==> flow/design.v <==
module ArithUnit
(input[31:0] inpa,	input[31:0] inpb, input cin, input addsub, input carryop,	output[31:0] outp, output cout, output overflow);
	wire [32:0] temp;
  assign temp = addsub ? inpa+inpb+(carryop ? cin : 0) : inpa-inpb-(carryop? (cin ? 0 : 1) : 0);
  assign cout = temp[32];
  assign outp = temp[31:0];
  assign overflow = (inpa[31]^outp[31])&(inpb[31]^outp[31]);
endmodule
module ALUopdecoder(
 input[3:0] instop,
 output reg[2:0] aluop);
	always @ (*)
		case(instop)
		0 : aluop='b011;
		1 : aluop='b111;
		2 : aluop='b000;
		4 : aluop='b001;
		5 : aluop='b101;
		6 : aluop='b100;
		10 : aluop='b000;
		12 : aluop='b010;
		13 : aluop='b001;
		default : aluop='b000;
		endcase
endmodule 
module LogicUnit
(input[31:0] inpa, input[31:0] inpb, input andor, input xorop, output[31:0] outp);
  assign outp = xorop ? inpa^inpb : andor ? inpa&inpb : inpa|inpb;
endmodule
module ALU32bit
(input[31:0] inpa,	input[31:0] inpb,	input cin, input[2:0] aluop,	output[31:0] result, output negative, output zero, output cout, output overflow);
  wire[31:0] resultl;
  wire[31:0] resulta;
  wire carrya, overflowa;
  wire carryl = cin;
  wire overflowl = 1'b0; 
  wire al = aluop[1];  
  LogicUnit logicop(inpa,	inpb,	aluop[0], aluop[2],	resultl);
  ArithUnit arithop(inpa,	inpb,	cin, aluop[0], aluop[2],	resulta, carrya, overflowa);
  assign result = al ? resultl : resulta;
  assign negative = result[31];
  assign zero = (result=='h00000000) ? 'b1 : 'b0; 
  assign cout = al ? carryl : carrya;
  assign overflow = al ? overflowl : overflowa;
endmodule
module signalcontrol(
	input[11:0] flags,
	input zero,
	output reg [2:0] total,  
	output reg [19:0] s2,
	output reg [19:0] s3,
	output reg [19:0] s4);
 always @ (*) begin
  if((flags[11]&flags[10]&flags[9])||(flags[8]^zero)) begin
   if(flags[7]) begin  
    if(~flags[4]) begin  
    s2=20'b00010110001001000100;
    s3=20'b00000000000000000000;
    s4=20'b00000000000000000000;
    total=2;
    end
   else begin  
    s2=20'b00011001001001000100;
    s3=20'b00010101000000000000;
    s4=20'b00000000000000000000;
    total=3;
   end
  end
  else if(flags[6]) begin  
   s2={10'b0001010101,(flags[5]==1 ? 2'b11 : 2'b10),(flags[3]==1 ? 4'b0100 : 4'b0010), 3'b001, (flags[0]==1 ? 1'b0 : 1'b1)};
   if(~flags[0]) begin  
    s3=20'b10000000000000000000;
    s4=20'b00000000000000000000;
    total=3;
   end
   else begin  
    s3=20'b00100000000000000000;
    s4=20'b00010000000000000000;
    total=4;
   end 
  end
  else  
   case(flags[4:1])
    10 : begin  
    s2={10'b0001010101, (flags[5]==1 ? 2'b10 : 2'b11), 8'b00101000};
    s3=20'b00000000000000000000;
    s4=20'b00000000000000000000;
    total=2;
    end
    13 : begin  
    s2={10'b0001010110, (flags[5]==1 ? 2'b10 : 2'b11), 4'b0100 ,flags[0], 3'b000};
    s3=20'b00010001000000000000;
    s4=20'b00000000000000000000;
    total=3; 
    end
    default : begin  
     s2={10'b0001010101, (flags[5]==1 ? 2'b10 : 2'b11), flags[4:0], 3'b000};
     s3=20'b00010001000000000000;
     s4=20'b00000000000000000000;
     total=3;
    end
   endcase
  end
  else begin  
   s2=20'b00010101000000000000;
   s3=20'b00000000000000000000;
   s4=20'b00000000000000000000;
   total=2;
  end
 end
endmodule 
module oneAdder(
	input clk,  
	input reset,  
	input [2:0] current, 
	output reg[2:0] regout);
	wire last;
	assign last=current==regout;
	always @ (posedge clk)
	if(reset)
		regout<='b000;
	else if(last)
		regout<='b000;
	else
		regout<=regout+'b001;	
endmodule
module signalunit
	(input clk, 
	 input reset,  
	 input[11:0] flags,  
	 input zero,
	 output Mwrite,  
	 output IRwrite, 
	 output Mread,  
	 output regwrite,  
	 output[1:0] regdst,  
	 output[1:0] regsrc,  
	 output[1:0] ALUsrcA,  
	 output[1:0] ALUsrcB,  
	 output[3:0] ALUop,  
	 output NZCVwrite,  
	 output [1:0] immsrc,  
	 output regbdst);  
  wire [19:0] s [7:0];  
  assign s[5] = 20'b0;
  assign s[6] = 20'b0;
  assign s[7] = 20'b0;
  assign s[0] = 20'b01110110000101000000;  
  assign s[1] = 20'b00000000000000100000;  
  wire [2:0] total;  
  wire [2:0] step;  
  oneAdder Step(.clk (clk), .reset (reset), .current (total), .regout (step));  
  signalcontrol bringSignal(  
	.flags (flags),
	.zero (zero),
	.total (total),
	.s2 (s[2]),  
	.s3 (s[3]),  
	.s4 (s[4]));    
  assign Mwrite=s[step][19];  
  assign IRwrite=s[step][18];  
  assign Mread=s[step][17];  
  assign regwrite=s[step][16];  
  assign regdst=s[step][15:14];  
  assign regsrc=s[step][13:12];  
  assign ALUsrcA=s[step][11:10];  
  assign ALUsrcB=s[step][9:8];  
  assign ALUop=s[step][7:4];  
  assign NZCVwrite=s[step][3];  
  assign immsrc=s[step][2:1];  
  assign regbdst=s[step][0];  
endmodule
 module signextmux(
	 input [23:0] in,
	 input [1:0] select,
	 output reg[31:0] extVal);
	integer i;
	always @ (*) begin
	case(select)
	0 : begin
		extVal[7:0]=in[7:0];
		for(i=8;i<32;i=i+1) extVal[i]=in[7];
		end
	1 : begin
		extVal[11:0]=in[11:0];
		for(i=12;i<32;i=i+1) extVal[i]='b0;
		end
	2 : begin
		extVal[1:0]=2'b00;
		extVal[25:2]=in[23:0];
		for(i=26;i<32;i=i+1) extVal[i]=in[23];
		end
	default : extVal='h00000000;
	endcase
	end
endmodule
module register_1bit(
	input regin,
	input clk,
	input write,
	input reset,
	output reg regout);
	always @ (posedge clk)
	if(reset) begin
		regout<=0;
	end
	else if(write) begin
		regout<=regin;
	end
endmodule
module register(
	input[31:0] regin,
	input clk,
	input write,
	input reset,
	output reg[31:0] regout);
	always @ (posedge clk)
	if(reset)
		regout<='h0000;
	else if(write)
		regout<=regin;
endmodule
module decoder_4to16(
	input[3:0] in,
	output reg[15:0] out);
	always @ (*)
	case(in)
	0 : out='h0001;
	1 : out='h0002;
	2 : out='h0004;
	3 : out='h0008;
	4 : out='h0010;
	5 : out='h0020;
	6 : out='h0040;
	7 : out='h0080;
	8 : out='h0100;
	9 : out='h0200;
   10 : out='h0400;
   11 : out='h0800;
   12 : out='h1000;
   13 : out='h2000;
   14 : out='h4000;
   15 : out='h8000;
    endcase
endmodule
module registerfile(
	input[3:0] reg1,
	input[3:0] reg2,
	input[3:0] regdst,
	input[31:0] regsrc,
	input clk,
	input reset,
	input we,  
	output[31:0] out1,
	output[31:0] out2,
	output[31:0] pc);
	wire[15:0] write;  
	wire[31:0] registers [15:0];  
	decoder_4to16 selecter(.in (regdst), .out (write));  
	register register0 (.regin (regsrc), .write (write[0]&we), .clk (clk), .reset (reset), .regout (registers[0]));
	register register1 (.regin (regsrc), .write (write[1]&we), .clk (clk), .reset (reset), .regout (registers[1]));
	register register2 (.regin (regsrc), .write (write[2]&we), .clk (clk), .reset (reset), .regout (registers[2]));
	register register3 (.regin (regsrc), .write (write[3]&we), .clk (clk), .reset (reset), .regout (registers[3]));
	register register4 (.regin (regsrc), .write (write[4]&we), .clk (clk), .reset (reset), .regout (registers[4]));
	register register5 (.regin (regsrc), .write (write[5]&we), .clk (clk), .reset (reset), .regout (registers[5]));
	register register6 (.regin (regsrc), .write (write[6]&we), .clk (clk), .reset (reset), .regout (registers[6]));
	register register7 (.regin (regsrc), .write (write[7]&we), .clk (clk), .reset (reset), .regout (registers[7]));
	register register8 (.regin (regsrc), .write (write[8]&we), .clk (clk), .reset (reset), .regout (registers[8]));
	register register9 (.regin (regsrc), .write (write[9]&we), .clk (clk), .reset (reset), .regout (registers[9]));
	register register10 (.regin (regsrc), .write (write[10]&we), .clk (clk), .reset (reset), .regout (registers[10]));
	register register11 (.regin (regsrc), .write (write[11]&we), .clk (clk), .reset (reset), .regout (registers[11]));
	register register12 (.regin (regsrc), .write (write[12]&we), .clk (clk), .reset (reset), .regout (registers[12]));
	register register13 (.regin (regsrc), .write (write[13]&we), .clk (clk), .reset (reset), .regout (registers[13]));
	register register14 (.regin (regsrc), .write (write[14]&we), .clk (clk), .reset (reset), .regout (registers[14]));
	register register15 (.regin (regsrc), .write (write[15]&we), .clk (clk), .reset (reset), .regout (registers[15]));
	assign out1=registers[reg1];
	assign out2=registers[reg2];
	assign pc=registers[15];
endmodule
module armreduced(
	input clk,
	input reset,
	output[31:0] pc,
	input[31:0] inst,
	input nIRQ,
	output [3:0] be,
	output[31:0] memaddr,
	output memwrite,
	output memread,
	output[31:0] writedata,
	input[31:0] readdata);
  wire IRwrite,regwrite,NZCVwrite;
  wire [1:0] regdst,regsrc,ALUsrcA,immsrc,ALUsrcB;
  wire [2:0] ALUop;
  wire [3:0] instop;
  wire regBdst;
  wire[31:0] imm;
  wire [3:0] ALUflags;
  wire [31:0] ALUresult,readA,readB;
  wire [3:0] RFdst [2:0]; 
  wire [31:0] RFsrc [3:0];
  wire [31:0] ALUnum1 [2:0];
  wire [31:0] ALUnum2 [3:0];
  wire [3:0] regBread [1:0];
  assign be = 4'b1111;
  wire[31:0] A,B,instructions,mdr,ALUout;
  reg n,v;
  wire z,c;
  register MDR(.regin (readdata), .write ('b1), .clk (clk), .reset (reset), .regout (mdr));
  register ALUoutRegister(.regin (ALUresult), .write ('b1), .clk (clk), .reset (reset), .regout (ALUout));
  register A_Register(.regin (readA), .write ('b1), .clk (clk), .reset (reset), .regout (A));
  register B_Register(.regin (readB), .write ('b1), .clk (clk), .reset (reset), .regout (B));
  register InstructionRegister(.regin (inst), .write (IRwrite), .clk (clk), .reset (reset), .regout (instructions));
  register_1bit Z(.regin (ALUflags[2]), .reset (reset), .clk (clk), .write (NZCVwrite), .regout (z));
  register_1bit C(.regin (ALUflags[1]), .reset (reset), .clk (clk), .write (NZCVwrite), .regout (c));
	assign RFdst[0]=instructions[15:12];  
	assign RFdst[1]=4'b1111;  
	assign RFdst[2]=4'b1110;  
	assign RFsrc[0]=mdr; 
	assign RFsrc[1]=ALUout;  
	assign RFsrc[2]=ALUresult;  
	assign RFsrc[3]=B;  
	assign regBread[0]=instructions[3:0];
	assign regBread[1]=instructions[15:12];
	assign ALUnum1[0]=pc;
	assign ALUnum1[1]=A;
	assign ALUnum1[2]='h00000000;
	assign ALUnum2[0]='h00000004;
	assign ALUnum2[1]='h00000008;
	assign ALUnum2[2]=imm;
	assign ALUnum2[3]=B<<instructions[11:7];
	assign writedata=B;
	assign memaddr=ALUout;
	signalunit SignalControl(
		.clk (clk),
		.reset (reset),
		.flags (instructions[31:20]),
		.zero (z),
		.Mwrite (memwrite),
		.IRwrite (IRwrite),
		.Mread (memread),
		.regwrite (regwrite),
		.regdst (regdst),
		.regsrc (regsrc),
		.ALUsrcA (ALUsrcA),
		.ALUsrcB (ALUsrcB),
		.ALUop (instop),
		.NZCVwrite (NZCVwrite),
		.immsrc (immsrc),
		.regbdst (regBdst));  
	registerfile RegisterFile(
		.reg1 (instructions[19:16]),
		.reg2 (regBread[regBdst]),
		.regdst (RFdst[regdst]),
		.regsrc (RFsrc[regsrc]),
		.clk (clk),
		.reset (reset),
		.we (regwrite),
		.out1 (readA),
		.out2 (readB),
		.pc (pc));
	signextmux Immidiate(instructions[23:0],immsrc,imm);
	ALUopdecoder ALUopDecoder(
		.instop (instop),
		.aluop (ALUop));
	ALU32bit ALU(
		.inpa (ALUnum1[ALUsrcA]),
		.inpb (ALUnum2[ALUsrcB]),
		.cin (c),
		.aluop (ALUop),
		.result (ALUresult),
		.negative (ALUflags[3]),
		.zero (ALUflags[2]),
		.cout (ALUflags[1]),
		.overflow (ALUflags[0]));
endmodule
* Step by step through the tools: armreduced
Tool output for the design above, in the order of the flow.
Line numbers count from 1 in the design file above.
Operators carry their Yosys type and port widths (W data, S select, Z words).
Cell names lack the library's common part.
A cell with -- has no value.
- Top :: armreduced
- Clock port :: clk
- Standard-cell library :: sky130hd
- Timing corner :: tt_025C_1v80

* Word-level counts
Yosys after proc, flatten, opt, wreduce and memory -nomap, before mapping. Print and check cells are not counted. Equal cells are merged and count once.
Yosys's memory passes give these memory sizes; they may raise the number of words (mostly to a power of two), join words into wider ones and drop unused or constant bits.
- Bitwise logic cells :: 24
- Mux-type cells :: 61
- Eq/ne operators :: 52
- Shift operators :: 1
- $add $sub $neg :: 5
- Reduce/logical cells :: 15
** Operator list (number)
- $pmux W32 S16 :: 2
- $pmux W32 S4 :: 2
- $pmux W20 S6 :: 1
- $mux W20 :: 6
- $pmux W32 S3 :: 1
- $mux W32 :: 3
- $mux W17 :: 5
- $eq A4 B4 Y1 const B :: 18
- $add A32 B32 Y33 :: 1
- $sub A32 B32 Y33 :: 1
- $add A33 B1 Y33 :: 1
- $sub A33 B1 Y33 :: 1
- $mux W33 :: 1
- $and A32 B32 Y32 :: 1
- $or A32 B32 Y32 :: 1
- $xor A32 B32 Y32 :: 1
- $shl A32 B5 Y32 :: 1
- $logic_not A32 Y1 :: 1
- $eq A4 B3 Y1 const B :: 8
- $mux W16 :: 2
- $pmux W1 S2 :: 15
- $pmux W12 S2 :: 1
- $and A1 B1 Y1 :: 18
- $eq A4 B2 Y1 const B :: 4
- $mux W3 :: 5
- $eq A2 B2 Y1 const B :: 7
- $eq A3 B3 Y1 const B :: 4
- $pmux W6 S2 :: 1
Other operator kinds: 21; their cells: 45.
- Flip-flop bits (word level) :: 677
- Cells after elaboration :: 184
- Memories kept :: 2
- Output and inout port bits :: 102
- Memory bits (read-only) :: 304
** Memory list
- (no name shown) :: words 16, bits a word 16, rd ports 1, wr ports 0, line 227 : case(in)
- (no name shown) :: words 16, bits a word 3, rd ports 1, wr ports 0, line 13 : case(instop)

* Depth
Depth = most cells in a row (Yosys ltp): at word level without a register or memory, in the mapped netlist without a sequential cell, where the memories' decode and read muxes count.
- Word-level depth :: 16
- ABC_AREA :: 0
- Depth in mapped cells :: 32
- Depth with buffers taken out :: 26

* After synthesis
Yosys stat after the flow's synthesis: flattened, memories mapped to cells. It holds for the ABC_AREA given above (unset counts as 0); a run with the other value may have another netlist.
** Cell types
- dfxtp_1 :: number 677, total area 1.36E+04 um^2
- nand2_1 :: number 794, total area 2.98E+03 um^2
- a21oi_1 :: number 530, total area 2.65E+03 um^2
- a22oi_1 :: number 345, total area 2.59E+03 um^2
- nor2_1 :: number 507, total area 1.9E+03 um^2
- ha_1 :: number 133, total area 1.66E+03 um^2
- a211oi_1 :: number 188, total area 1.41E+03 um^2
- clkbuf_1 :: number 280, total area 1.05E+03 um^2
- a22o_1 :: number 85, total area 744.464 um^2
- o21ai_0 :: number 121, total area 605.581 um^2
- nand4_1 :: number 90, total area 563.04 um^2
- nand3b_1 :: number 72, total area 540.518 um^2
- a221oi_1 :: number 60, total area 525.504 um^2
- nor3_1 :: number 97, total area 485.466 um^2
- inv_1 :: number 118, total area 442.925 um^2
- mux2i_1 :: number 42, total area 420.403 um^2
- buf_2 :: number 83, total area 415.398 um^2
- nand3_1 :: number 79, total area 395.379 um^2
Not listed: further types 79, cells in them 580.
- Cells in the netlist :: 4881
- Flip-flop cells :: 677
- Chip area (Yosys) :: 37637.3 um^2
- Area of sequential cells :: 13553.0 um^2
By module: a second synthesis without flattening, with its own total; a netlist apart from the flattened one above.
- Cells (unflattened synthesis) :: 5062
- Area total of the unflattened synthesis :: 45010.7 um^2
Each row is one instance without its submodules.
** Modules
- register :: times used 21, cells 103, area 1163.6 um^2
- registerfile :: times used 1, cells 1255, area 8266.7 um^2
- ArithUnit :: times used 1, cells 660, area 4391.7 um^2
- armreduced :: times used 1, cells 384, area 3313.2 um^2
- LogicUnit :: times used 1, cells 270, area 1976.9 um^2
- signalcontrol :: times used 1, cells 90, area 631.9 um^2
- signalunit :: times used 1, cells 69, area 574.3 um^2
- ALU32bit :: times used 1, cells 63, area 559.3 um^2
- signextmux :: times used 1, cells 60, area 360.3 um^2
- decoder_4to16 :: times used 1, cells 20, area 226.5 um^2
- oneAdder :: times used 1, cells 12, area 137.6 um^2
- ALUopdecoder :: times used 1, cells 10, area 68.8 um^2
- register_1bit :: times used 2, cells 3, area 33.8 um^2

* Timing after synthesis
OpenSTA on the mapped netlist: ideal clock, no wires. The path of least setup slack (recovery checks aside). Input and output delay are each 20% of the period. Register names are those of the netlist, which keeps one name where synthesis merged equal registers.
- Path kind :: register to register
- Start :: register SignalControl.Step.regout[1]
- End :: register RegisterFile.register4.regout[22]
- Launch time at the first pin :: 0.000 ns
- Clock period :: 12.0 ns
- Library setup time :: 0.129 ns
- Delay of the path :: 6.160 ns
- Arrival :: 6.031 ns
- Stages :: 29
- Path buffers :: 4
- Slack :: 5.840 ns
- Synthesis period reached :: 6.16 ns
"delay of the path" is the arrival time less input delay plus setup time.
"stages" counts driving pins, that of a launching flip-flop among them; a cell with two outputs on the path counts twice.
"synthesis period reached" = period - worst setup slack (recovery checks aside). The figure is calculated, with input and output delays left at 20% of the set period.
The rows between start and end are the longest chain of elaborated cells between them; the timing report does not say that the signal goes this way. Where chains are equally long, one stands for them.
A line is the first line of the expression or statement that the cell stems from. Yosys adds cells for indexed reads and writes and turns some case tables into memories.
A register here has more assigning lines than the two given.
- Cell sequence :: dfxtp_1 -> inv_1 -> ha_1 -> nor3_1 -> buf_2 -> a211oi_1 -> nand4_1 -> ha_1 -> o2111ai_1 -> o211ai_1 -> o21ai_0 -> buf_2 -> buf_4 -> nor2_1 -> fa_1 -> fa_1 -> nor3b_1 -> o21ai_1 -> o221ai_1 -> o211a_1 -> a31oi_2 -> xnor2_1 -> nor2_1 -> a311oi_1 -> nand2_1 -> o211ai_1 -> a21o_1 -> clkbuf_1 -> o21ai_0
- Length of the longest elaborated chain :: 12
- Elaborated cells on any way between the ends :: 66
** Ends and longest elaborated chain, after synthesis
- from (decl) :: line 116 : output reg[2:0] regout);
- from (assign) :: line 121 : regout<='b000;
- from (assign) :: line 125 : regout<=regout+'b001;
- $eq A3 B3 Y1 :: line 170 : assign immsrc=s[step][2:1];
- $reduce_or A3 Y1
- $pmux W20 S6 :: line 170
- $eq A2 B1 Y1 :: line 179 : case(select)
- $reduce_or A2 Y1
- $mux W2 :: line 179
- $pmux W32 S4 :: line 368 : .inpb (ALUnum2[ALUsrcB]),
- $sub A32 B32 Y33 :: line 4 : assign temp = addsub ? inpa+inpb+(carryop ? cin : 0) : inpa-inpb-(carryop? (cin ? 0 : 1) : 0);
- $sub A33 B1 Y33 :: line 4
- $mux W33 :: line 4
- $mux W32 :: line 40 : assign result = al ? resultl : resulta;
- $pmux W32 S4 :: line 355 : .regsrc (RFsrc[regsrc]),
- to (assign) :: line 219 : regout<='h0000;
- to (assign) :: line 221 : regout<=regin;
- to (decl) :: line 216 : output reg[31:0] regout);

* Timing after layout
From the final timing report of run 1: the path of least setup slack in the routed layout; clock arrival at registers is part of the times.
- Path kind :: register to register
- Start :: register SignalControl.Step.regout[1]
- End :: register RegisterFile.register3.regout[24]
- Path buffers :: 1
- Slack :: 1.07 ns
- Stages :: 24
- Clock period :: 9.01 ns
- Arrival :: 8.46 ns
- Library setup time :: 0.14 ns
- Launch time at the first pin :: 0.62 ns
The rows between start and end are the longest chain of elaborated cells between them; the timing report does not say that the signal goes this way. Where chains are equally long, one stands for them.
A register here has more assigning lines than the two given.
- Cell sequence :: dfxtp_1 -> ha_1 -> nor2b_1 -> o211ai_2 -> nor3_1 -> ha_1 -> nor2b_2 -> a22o_1 -> inv_1 -> fa_1 -> fa_1 -> nor3b_1 -> o21ai_1 -> o221ai_1 -> buf_4 -> o211a_1 -> a31oi_2 -> a31oi_1 -> xnor2_1 -> a211oi_1 -> a21oi_1 -> a21oi_1 -> or2_1 -> o21ai_0
- Length of the longest elaborated chain :: 12
- Elaborated cells on any way between the ends :: 68
** Ends and longest elaborated chain, post-layout
- from (decl) :: line 116 : output reg[2:0] regout);
- from (assign) :: line 121 : regout<='b000;
- from (assign) :: line 125 : regout<=regout+'b001;
- $eq A3 B3 Y1 :: line 170 : assign immsrc=s[step][2:1];
- $reduce_or A3 Y1
- $pmux W20 S6 :: line 170
- $eq A2 B1 Y1 :: line 179 : case(select)
- $reduce_or A2 Y1
- $mux W2 :: line 179
- $pmux W32 S4 :: line 368 : .inpb (ALUnum2[ALUsrcB]),
- $sub A32 B32 Y33 :: line 4 : assign temp = addsub ? inpa+inpb+(carryop ? cin : 0) : inpa-inpb-(carryop? (cin ? 0 : 1) : 0);
- $sub A33 B1 Y33 :: line 4
- $mux W33 :: line 4
- $mux W32 :: line 40 : assign result = al ? resultl : resulta;
- $pmux W32 S4 :: line 355 : .regsrc (RFsrc[regsrc]),
- to (assign) :: line 219 : regout<='h0000;
- to (assign) :: line 221 : regout<=regin;
- to (decl) :: line 216 : output reg[31:0] regout);

Subject: armreduced on sky130hd, stored results

Hello all,

Record of 4 stored runs of the RTL-to-layout flow on armreduced, platform sky130hd. The runs are unordered. Constraints: input delay and output delay 20% of the set period each, output load 0.01 pF.
"achieved clock period" means the clock period less the worst setup slack. The figure is calculated, with input and output delays left at 20% of the set period.
"time of the worst setup path": the worst setup path's part of the clock period (all of it between registers, 20% less for each end at a port) less its slack. A launch clock that arrives late makes it longer, a capture clock that arrives late makes it shorter.
"power" rests on the timing tool's default activity at the inputs, not on a simulated workload.

* Run 1
** Files
==> flow/run.sh <==
#!/bin/bash
# the make line also repeats the synthesis and layout settings of config.mk as NAME=value (left out here)
make -C /OpenROAD-flow-scripts/flow DESIGN_CONFIG=/design/flow/config.mk WORK_HOME=/design/flow/orfs CLKGATE_MAP_FILE= finish
==> flow/config.mk <==
export PLATFORM = sky130hd
export DESIGN_NAME = armreduced
export DESIGN_NICKNAME = armreduced
export VERILOG_FILES = /design/flow/design.v
export SDC_FILE = /design/flow/constraint.sdc
export NUM_CORES = 4
export LEC_CHECK = 0
export CAP_MARGIN = 20
export CORE_MARGIN = 2
export CORE_UTILIZATION = 40
export SLEW_MARGIN = 20
==> flow/constraint.sdc <==
create_clock -name core_clock -period 9.01 [get_ports {clk}]
set_input_delay 1.8020 -clock core_clock [delete_from_list [all_inputs] [get_ports {clk}]]
set_output_delay 1.8020 -clock core_clock [all_outputs]
set_load 0.01 [all_outputs]
** Results
- Netlist area reported by Yosys :: 37637.3 um^2
- Smallest setup slack :: 1.066 ns
- Time of the worst setup path :: 7.94 ns
- Type of the worst setup path :: register to register
- Post-route worst hold slack :: 0.469 ns
- Die outline area :: 96562.5 um^2
- Achieved clock period :: 7.944 ns
- Power :: 14603 µW
- Post-route utilization :: 0.46

* Run 2
** Files
==> flow/run.sh <==
#!/bin/bash
# the make line also repeats the synthesis and layout settings of config.mk as NAME=value (left out here)
make -C /OpenROAD-flow-scripts/flow DESIGN_CONFIG=/design/flow/config.mk WORK_HOME=/design/flow/orfs CLKGATE_MAP_FILE= finish
==> flow/config.mk <==
export PLATFORM = sky130hd
export DESIGN_NAME = armreduced
export DESIGN_NICKNAME = armreduced
export VERILOG_FILES = /design/flow/design.v
export SDC_FILE = /design/flow/constraint.sdc
export NUM_CORES = 4
export LEC_CHECK = 0
export CAP_MARGIN = 20
export CORE_MARGIN = 2
export CORE_UTILIZATION = 40
export SLEW_MARGIN = 20
==> flow/constraint.sdc <==
create_clock -name core_clock -period 12.0 [get_ports {clk}]
set_input_delay 2.4000 -clock core_clock [delete_from_list [all_inputs] [get_ports {clk}]]
set_output_delay 2.4000 -clock core_clock [all_outputs]
set_load 0.01 [all_outputs]
** Results
- Netlist area reported by Yosys :: 37637.3 um^2
- Smallest setup slack :: 3.197 ns
- Time of the worst setup path :: 8.80 ns
- Type of the worst setup path :: register to register
- Post-route worst hold slack :: 0.469 ns
- Die outline area :: 96562.5 um^2
- Achieved clock period :: 8.803 ns
- Power :: 11081 µW
- Post-route utilization :: 0.461

* Run 3
** Files
==> flow/run.sh <==
#!/bin/bash
# the make line also repeats the synthesis and layout settings of config.mk as NAME=value (left out here)
make -C /OpenROAD-flow-scripts/flow DESIGN_CONFIG=/design/flow/config.mk WORK_HOME=/design/flow/orfs CLKGATE_MAP_FILE= finish
==> flow/config.mk <==
export PLATFORM = sky130hd
export DESIGN_NAME = armreduced
export DESIGN_NICKNAME = armreduced
export VERILOG_FILES = /design/flow/design.v
export SDC_FILE = /design/flow/constraint.sdc
export NUM_CORES = 4
export LEC_CHECK = 0
export ABC_AREA = 0
export CAP_MARGIN = 10
export CELL_PAD_IN_SITES_DETAIL_PLACEMENT = 2
export CELL_PAD_IN_SITES_GLOBAL_PLACEMENT = 0
export CORE_ASPECT_RATIO = 0.55
export CORE_MARGIN = 3
export CORE_UTILIZATION = 23
export CTS_CLUSTER_SIZE = 46
export GPL_ROUTABILITY_DRIVEN = 1
export HOLD_SLACK_MARGIN = 0.05
export MAX_ROUTING_LAYER = met5
export MIN_ROUTING_LAYER = met2
export PLACE_DENSITY_LB_ADDON = 0.07
export SETUP_SLACK_MARGIN = 1.6
export SLEW_MARGIN = 25
export TNS_END_PERCENT = 30
==> flow/constraint.sdc <==
create_clock -name core_clock -period 7.34 [get_ports {clk}]
set_input_delay 1.4680 -clock core_clock [delete_from_list [all_inputs] [get_ports {clk}]]
set_output_delay 1.4680 -clock core_clock [all_outputs]
set_load 0.01 [all_outputs]
** Results
- Netlist area reported by Yosys :: 37637.3 um^2
- Smallest setup slack :: 0.991 ns
- Time of the worst setup path :: 6.35 ns
- Type of the worst setup path :: register to register
- Post-route worst hold slack :: 0.480 ns
- Die outline area :: 168750.0 um^2
- Achieved clock period :: 6.349 ns
- Power :: 25051 µW
- Post-route utilization :: 0.316

* Run 4
** Files
==> flow/run.sh <==
#!/bin/bash
# the make line also repeats the synthesis and layout settings of config.mk as NAME=value (left out here)
make -C /OpenROAD-flow-scripts/flow DESIGN_CONFIG=/design/flow/config.mk WORK_HOME=/design/flow/orfs CLKGATE_MAP_FILE= finish
==> flow/config.mk <==
export PLATFORM = sky130hd
export DESIGN_NAME = armreduced
export DESIGN_NICKNAME = armreduced
export VERILOG_FILES = /design/flow/design.v
export SDC_FILE = /design/flow/constraint.sdc
export NUM_CORES = 4
export LEC_CHECK = 0
export CAP_MARGIN = 20
export CELL_PAD_IN_SITES_GLOBAL_PLACEMENT = 3
export CORE_MARGIN = 10
export CORE_UTILIZATION = 24
export CTS_CLUSTER_DIAMETER = 89
export GPL_TIMING_DRIVEN = 0
export HOLD_SLACK_MARGIN = 0.11
export MAX_ROUTING_LAYER = met5
export PLACE_DENSITY = 0.45
export SLEW_MARGIN = 35
==> flow/constraint.sdc <==
create_clock -name core_clock -period 11.7 [get_ports {clk}]
set_input_delay 2.3400 -clock core_clock [delete_from_list [all_inputs] [get_ports {clk}]]
set_output_delay 2.3400 -clock core_clock [all_outputs]
set_load 0.01 [all_outputs]
** Results
- Netlist area reported by Yosys :: 37637.3 um^2
- Smallest setup slack :: 2.756 ns
- Time of the worst setup path :: 8.94 ns
- Type of the worst setup path :: register to register
- Post-route worst hold slack :: 0.476 ns
- Die outline area :: 173060.0 um^2
- Achieved clock period :: 8.944 ns
- Power :: 13126 µW
- Post-route utilization :: 0.294

Thanks
